==> flow/design.v <==
module adder16_7 (
    input [5:0] alufn,
    input [15:0] a,
    input [15:0] b,
    output reg [15:0] out,
    output reg z,
    output reg n,
    output reg v
  );
  reg [15:0] sum;
  reg [15:0] xb;
  always @* begin
    xb = b ^ {5'h10{alufn[0+0-:1]}};
    case (alufn[0+1-:2])
      2'h0: begin
        sum = a + b;
      end
      2'h1: begin
        sum = a - b;
      end
      2'h2: begin
        sum = a * b;
      end
      2'h3: begin
        sum = xb + 1'h1;
      end
      default: begin
        sum = a - b;
      end
    endcase
    v = (a[15+0-:1] & xb[15+0-:1] & ~sum[15+0-:1]) | (~a[15+0-:1] & ~xb[15+0-:1] & sum[15+0-:1]);
    n = sum[15+0-:1];
    z = (~|sum);
    out = sum;
  end
endmodule
module boolean16_9 (
    input [5:0] alufn,
    input [15:0] a,
    input [15:0] b,
    output reg [15:0] out
  );
  always @* begin
    case (alufn[0+3-:4])
      4'h8: begin
        out = a & b;
      end
      4'he: begin
        out = a | b;
      end
      4'h6: begin
        out = a ^ b;
      end
      4'ha: begin
        out = a;
      end
      default: begin
        out = 16'h0000;
      end
    endcase
  end
endmodule
module compare16_10 (
    input [5:0] alufn,
    input z,
    input v,
    input n,
    output reg [15:0] out
  );
  always @* begin
    case (alufn[1+1-:2])
      2'h1: begin
        out = z;
      end
      2'h2: begin
        out = n ^ v;
      end
      2'h3: begin
        out = z | (n ^ v);
      end
      default: begin
        out = 1'h0;
      end
    endcase
  end
endmodule
module shifter16_8 (
    input [15:0] a,
    input [15:0] b,
    input [5:0] alufn,
    output reg [15:0] out
  );
  always @* begin
    case (alufn[0+1-:2])
      2'h0: begin
        out = a <<< b[0+4-:5];
      end
      2'h1: begin
        out = a >>> b[0+4-:5];
      end
      2'h3: begin
        out = $signed(a) >>> b[0+4-:5];
      end
      default: begin
        out = 1'h0;
      end
    endcase
  end
endmodule
module alu_3 (
    input [5:0] alufn,
    input [15:0] a,
    input [15:0] b,
    output reg [15:0] alu_output
  );
  wire [16-1:0] M_add_out;
  wire [1-1:0] M_add_z;
  wire [1-1:0] M_add_n;
  wire [1-1:0] M_add_v;
  reg [6-1:0] M_add_alufn;
  reg [16-1:0] M_add_a;
  reg [16-1:0] M_add_b;
  adder16_7 add (
    .alufn(M_add_alufn),
    .a(M_add_a),
    .b(M_add_b),
    .out(M_add_out),
    .z(M_add_z),
    .n(M_add_n),
    .v(M_add_v)
  );
  wire [16-1:0] M_shift_out;
  reg [16-1:0] M_shift_a;
  reg [16-1:0] M_shift_b;
  reg [6-1:0] M_shift_alufn;
  shifter16_8 shift (
    .a(M_shift_a),
    .b(M_shift_b),
    .alufn(M_shift_alufn),
    .out(M_shift_out)
  );
  wire [16-1:0] M_bool_out;
  reg [6-1:0] M_bool_alufn;
  reg [16-1:0] M_bool_a;
  reg [16-1:0] M_bool_b;
  boolean16_9 bool (
    .alufn(M_bool_alufn),
    .a(M_bool_a),
    .b(M_bool_b),
    .out(M_bool_out)
  );
  wire [16-1:0] M_comp_out;
  reg [6-1:0] M_comp_alufn;
  reg [1-1:0] M_comp_z;
  reg [1-1:0] M_comp_v;
  reg [1-1:0] M_comp_n;
  compare16_10 comp (
    .alufn(M_comp_alufn),
    .z(M_comp_z),
    .v(M_comp_v),
    .n(M_comp_n),
    .out(M_comp_out)
  );
  always @* begin
    M_add_a = a;
    M_add_b = b;
    M_add_alufn = alufn;
    if (alufn[5:4] == 2'h3) begin
      M_add_alufn[1:0] = 2'h1;
    end
    M_comp_v = M_add_v;
    M_comp_n = M_add_n;
    M_comp_z = M_add_z;
    M_comp_alufn = alufn;
    M_bool_a = a;
    M_bool_b = b;
    M_bool_alufn = alufn;
    M_shift_a = a;
    M_shift_b = b;
    M_shift_alufn = alufn;
    case (alufn[4+1-:2])
      2'h0: begin
        alu_output = M_add_out;
      end
      2'h1: begin
        alu_output = M_bool_out;
      end
      2'h2: begin
        alu_output = M_shift_out;
      end
      2'h3: begin
        alu_output = M_comp_out;
      end
      default: begin
        alu_output = 16'h0000;
      end
    endcase
  end
endmodule
module alu16_top (
    input clk,
    input [5:0] alufn,
    input [15:0] a,
    input [15:0] b,
    output reg [15:0] y
  );
  reg [5:0] alufn_q;
  reg [15:0] a_q;
  reg [15:0] b_q;
  wire [15:0] alu_out;
  alu_3 alu (
    .alufn(alufn_q),
    .a(a_q),
    .b(b_q),
    .alu_output(alu_out)
  );
  always @(posedge clk) begin
    alufn_q <= alufn;
    a_q <= a;
    b_q <= b;
    y <= alu_out;
  end
endmodule
### Tool chain data of alu16_top

What the tools print for alu16_top, step after step.
Line numbers count from 1 in the design file above.
Operators: Yosys type, input widths -> output width; for muxes data width and select width s.
Cell names lack the library's common part.
Not given: --

| inputs | value |
|---|---|
| top module | alu16_top |
| clock port | clk |
| library | sky130hd |
| library corner | tt_025C_1v80 |

### Word-level counts

Yosys after proc, flatten, opt, wreduce and memory -nomap, before mapping. Enables and synchronous resets that opt folds into registers are not counted as muxes. Memory bits, and registers merged into a memory's read port (data or address), are not among the register bits. Print and check cells are not counted.

| word-level totals | value |
|---|---|
| register bits after elaboration | 54 |
| input port bits | 39 |
| output and inout bits | 16 |
| elaborated cells | 51 |

| operators by class | value |
|---|---|
| add/subtract/negate cells | 3 |
| multipliers | 1 |
| equal/unequal tests | 15 |
| shift operators | 3 |
| muxes and demuxes | 6 |
| bitwise gates (word level) | 14 |
| reduce/logical cells | 5 |

Operator list:

| cell | count |
|---|---|
| $mul 16x16->16 | 1 |
| $pmux 16 s4 | 3 |
| $pmux 16 s3 | 2 |
| $xor 16x16->16 | 2 |
| $sshr 16x5->16 | 2 |
| $or 1x16->16 | 1 |
| $add 16x1->16 const B | 1 |
| $add 16x16->16 | 1 |
| $sub 16x16->16 | 1 |
| $and 16x16->16 | 1 |
| $or 16x16->16 | 1 |
| $sshl 16x5->16 | 1 |
| $reduce_or 16->1 | 1 |
| $eq 2x2->1 const B | 7 |
| $eq 4x4->1 const B | 3 |
| $eq 2x1->1 const B | 4 |
| $logic_not 2->1 | 3 |
| $and 1x1->1 | 4 |
| $eq 4x3->1 const B | 1 |
| $not 1->1 | 3 |
| $mux 2 | 1 |
| $or 1x1->1 | 1 |
| $xor 1x1->1 | 1 |
| $logic_not 1->1 | 1 |

### Longest topological paths

Yosys ltp: most cells in a row. Word level: on the elaborated netlist, between registers, memories and ports. Mapped: between sequential cells and ports; inverters and the memories' decode and read muxes count.

| logic depth | value |
|---|---|
| depth in word-level cells | 12 |
| ABC_AREA | 1 |
| mapped depth | 35 |

### Synthesis result

Source: synth_stat.txt of the flow (Yosys; design flattened, memories mapped). It holds for the ABC_AREA given above (unset counts as 0); a run with the other value may have another netlist.

Cell types:

| cell type | count |
|---|---|
| fa_1 | 81 |
| nand2_1 | 384 |
| ha_1 | 98 |
| inv_1 | 301 |
| dfxtp_1 | 54 |
| o21ai_0 | 93 |
| nand3_1 | 82 |
| a21oi_1 | 60 |
| xor2_1 | 32 |
| nor2_1 | 70 |
| clkbuf_1 | 42 |
| o221ai_1 | 14 |
| a221oi_1 | 9 |
| o2111ai_1 | 9 |
| nand2_2 | 12 |
| xor2_2 | 4 |
| nand4_1 | 10 |
| xnor2_1 | 7 |

Other cell types: 37; their cells: 120.

| mapped netlist | value |
|---|---|
| standard cells after synthesis | 1,482 |
| chip area (Yosys) | 9,834.4 um^2 |
| flip-flops | 54 |
| buffer cells | 62 |

### Worst setup path after synthesis

Source: OpenSTA report_checks on the synthesized netlist (no wires, ideal clock, input and output delay 20% of the period each), path of least setup slack; recovery checks are left aside. Register names are those of the netlist, which keeps one name where synthesis merged equal registers.

| path after synthesis | value |
|---|---|
| path kind | register to register |
| start point | register b_q[1] |
| end point | register y[0] |
| period | 6,500 ps |
| setup time | 66 ps |
| arrival time | 5,899 ps |
| setup slack | 535 ps |
| delay of the path | 5,965 ps |
| stages on the path | 28 |
| synthesis period reached | 5,965 ps |

"delay of the path" is the arrival time less input delay plus setup time.
"stages on the path" counts driving pins, that of a launching flip-flop among them; a cell with two outputs on the path counts twice.
"synthesis period reached" = period - worst setup slack (recovery checks aside). The figure is calculated, with input and output delays left at 20% of the set period.
The rows between start and end are the longest chain of elaborated cells between them; the timing report does not say that the signal goes this way. Where chains are equally long, one stands for them.
A line is the first line of the expression or statement that the cell stems from. Yosys adds cells for indexed reads and writes and turns some case tables into memories.

| between the ends, after synthesis | value |
|---|---|
| path through | dfxtp_1 > buf_2 > clkbuf_1 > clkbuf_1 > buf_1 > nand2_1 > fa_1 > fa_1 > fa_1 > fa_1 > inv_1 > fa_1 > inv_1 > fa_1 > inv_1 > ha_1 > inv_1 > nor3_1 > nand3_1 > o2111ai_1 > a21oi_1 > o21ai_0 > o21ai_1 > nor2_1 > nand4_1 > nand2_1 > nand2_1 > a21oi_2 |
| cells in the longest elaborated chain | 10 |
| elaborated cells on any way between the ends | 20 |

RTL lines, path after synthesis:

| item | line | source |
|---|---|---|
| from (decl) | 209 | `reg [15:0] b_q;` |
| from (assign) | 220 | `b_q <= b;` |
| $xor 16x16->16 | 13 | `xb = b ^ {5'h10{alufn[0+0-:1]}};` |
| $add 16x1->16 | 25 | `sum = xb + 1'h1;` |
| $pmux 16 s4 | 14 | `case (alufn[0+1-:2])` |
| $not 1->1 | 31 | `v = (a[15+0-:1] & xb[15+0-:1] & ~sum[15+0-:1]) \| (~a[15+0-:1] & ~xb[15+0-:1] & sum[15+0-:1]);` |
| $and 1x1->1 | 31 |  |
| $or 1x1->1 | 31 |  |
| $xor 1x1->1 | 79 | `out = z \| (n ^ v);` |
| $or 1x16->16 | 79 |  |
| $pmux 16 s3 | 71 | `case (alufn[1+1-:2])` |
| $pmux 16 s4 | 181 | `case (alufn[4+1-:2])` |
| to (assign) | 221 | `y <= alu_out;` |
| to (decl) | 205 | `output reg [15:0] y` |

### Worst path after layout

From the final timing report of run 1: the path of least setup slack in the routed layout; clock arrival at registers is part of the times.
The path's times are printed in steps of 10 ps; the period is the one set.

| path after layout | value |
|---|---|
| path kind | register to register |
| start point | register b_q[5] |
| end point | register y[0] |
| period | 3,650 ps |
| setup time | 60 ps |
| arrival time | 5,650 ps |
| setup slack | -1,730 ps |
| stages on the path | 27 |

The rows between start and end are the longest chain of elaborated cells between them; the timing report does not say that the signal goes this way. Where chains are equally long, one stands for them.

| between the ends, after layout | value |
|---|---|
| path through | dfxtp_4 > buf_6 > nand2_2 > inv_2 > fa_1 > inv_2 > fa_1 > inv_1 > fa_1 > fa_1 > fa_1 > inv_1 > fa_1 > inv_2 > ha_4 > nand2_2 > nor3_4 > nand2_1 > o2111ai_2 > a21oi_1 > o21ai_1 > o21ai_1 > nor2_1 > nand4_1 > nand2_1 > nand2_1 > a21oi_2 |
| cells in the longest elaborated chain | 10 |
| elaborated cells on any way between the ends | 16 |

RTL lines, path after layout:

| item | line | source |
|---|---|---|
| from (decl) | 209 | `reg [15:0] b_q;` |
| from (assign) | 220 | `b_q <= b;` |
| $xor 16x16->16 | 13 | `xb = b ^ {5'h10{alufn[0+0-:1]}};` |
| $add 16x1->16 | 25 | `sum = xb + 1'h1;` |
| $pmux 16 s4 | 14 | `case (alufn[0+1-:2])` |
| $not 1->1 | 31 | `v = (a[15+0-:1] & xb[15+0-:1] & ~sum[15+0-:1]) \| (~a[15+0-:1] & ~xb[15+0-:1] & sum[15+0-:1]);` |
| $and 1x1->1 | 31 |  |
| $or 1x1->1 | 31 |  |
| $xor 1x1->1 | 79 | `out = z \| (n ^ v);` |
| $or 1x16->16 | 79 |  |
| $pmux 16 s3 | 71 | `case (alufn[1+1-:2])` |
| $pmux 16 s4 | 181 | `case (alufn[4+1-:2])` |
| to (assign) | 221 | `y <= alu_out;` |
| to (decl) | 205 | `output reg [15:0] y` |

Appendix: measured runs

Below are 4 stored runs of the flow (Yosys, OpenROAD; platform sky130hd) on alu16_top, each with its settings and what was measured, unordered. Constraints: input delay and output delay 20% of the set period each, output load 0.01 pF.
By "time used up by the worst setup path" is meant the share of the clock period that the worst setup path is allowed (20% is reserved at inputs, 20% at outputs), minus its slack. Clock arrival times at its registers enter into it.
"time used up by the worst setup path" is given in steps of 10 ps.

#### Run 1

| setting | value |
|---|---|
| ABC_AREA | `1` |
| CORE_MARGIN | `2` |
| CORE_UTILIZATION | `49` |
| CTS_CLUSTER_DIAMETER | `242` |
| CTS_CLUSTER_SIZE | `77` |
| GPL_ROUTABILITY_DRIVEN | `1` |
| MAX_ROUTING_LAYER | `met5` |
| MIN_ROUTING_LAYER | `met1` |
| PLACE_DENSITY_LB_ADDON | `0.2` |
| TNS_END_PERCENT | `50` |
| period_ns | `3.65` |
| CAP_MARGIN | `20` |
| SLEW_MARGIN | `20` |

| result | value |
|---|---|
| die area | 21,219.7 um^2 |
| time used up by the worst setup path | 5,380 ps |
| kind of the worst setup path | register to register |
| worst setup slack after layout | -1,734 ps |
| utilization after layout | 66.3 % |
| netlist area reported by Yosys | 9,834.4 um^2 |
| worst hold slack in the final report | 804 ps |

#### Run 2

| setting | value |
|---|---|
| ABC_AREA | `1` |
| CAP_MARGIN | `20` |
| CELL_PAD_IN_SITES_GLOBAL_PLACEMENT | `2` |
| CORE_ASPECT_RATIO | `1.44` |
| CORE_MARGIN | `8` |
| CORE_UTILIZATION | `36` |
| CTS_CLUSTER_DIAMETER | `167` |
| GPL_TIMING_DRIVEN | `1` |
| MIN_ROUTING_LAYER | `met2` |
| PLACE_DENSITY_LB_ADDON | `0.13` |
| SLEW_MARGIN | `25` |
| period_ns | `3.75` |

| result | value |
|---|---|
| die area | 32,950.8 um^2 |
| time used up by the worst setup path | 5,450 ps |
| kind of the worst setup path | register to register |
| worst setup slack after layout | -1,697 ps |
| utilization after layout | 50.8 % |
| netlist area reported by Yosys | 9,834.4 um^2 |
| worst hold slack in the final report | 699 ps |

#### Run 3

| setting | value |
|---|---|
| CAP_MARGIN | `0` |
| CORE_ASPECT_RATIO | `0.55` |
| CORE_UTILIZATION | `36` |
| GPL_TIMING_DRIVEN | `0` |
| PLACE_DENSITY | `0.88` |
| period_ns | `6.5` |
| CORE_MARGIN | `2` |
| SLEW_MARGIN | `20` |

| result | value |
|---|---|
| die area | 26,427.1 um^2 |
| time used up by the worst setup path | 6,410 ps |
| kind of the worst setup path | register to register |
| worst setup slack after layout | 85 ps |
| utilization after layout | 43.7 % |
| netlist area reported by Yosys | 9,031.2 um^2 |
| worst hold slack in the final report | 826 ps |

#### Run 4

| setting | value |
|---|---|
| ABC_AREA | `0` |
| CAP_MARGIN | `30` |
| CORE_ASPECT_RATIO | `0.77` |
| CORE_UTILIZATION | `21` |
| CTS_CLUSTER_DIAMETER | `46` |
| CTS_CLUSTER_SIZE | `35` |
| GPL_ROUTABILITY_DRIVEN | `1` |
| GPL_TIMING_DRIVEN | `1` |
| MIN_ROUTING_LAYER | `met1` |
| PLACE_DENSITY_LB_ADDON | `0.02` |
| SETUP_SLACK_MARGIN | `1.05` |
| period_ns | `3.51` |
| CORE_MARGIN | `2` |
| SLEW_MARGIN | `20` |

| result | value |
|---|---|
| die area | 44,695.4 um^2 |
| time used up by the worst setup path | 5,530 ps |
| kind of the worst setup path | register to register |
| worst setup slack after layout | -2,022 ps |
| utilization after layout | 30.9 % |
| netlist area reported by Yosys | 9,031.2 um^2 |
| worst hold slack in the final report | 755 ps |
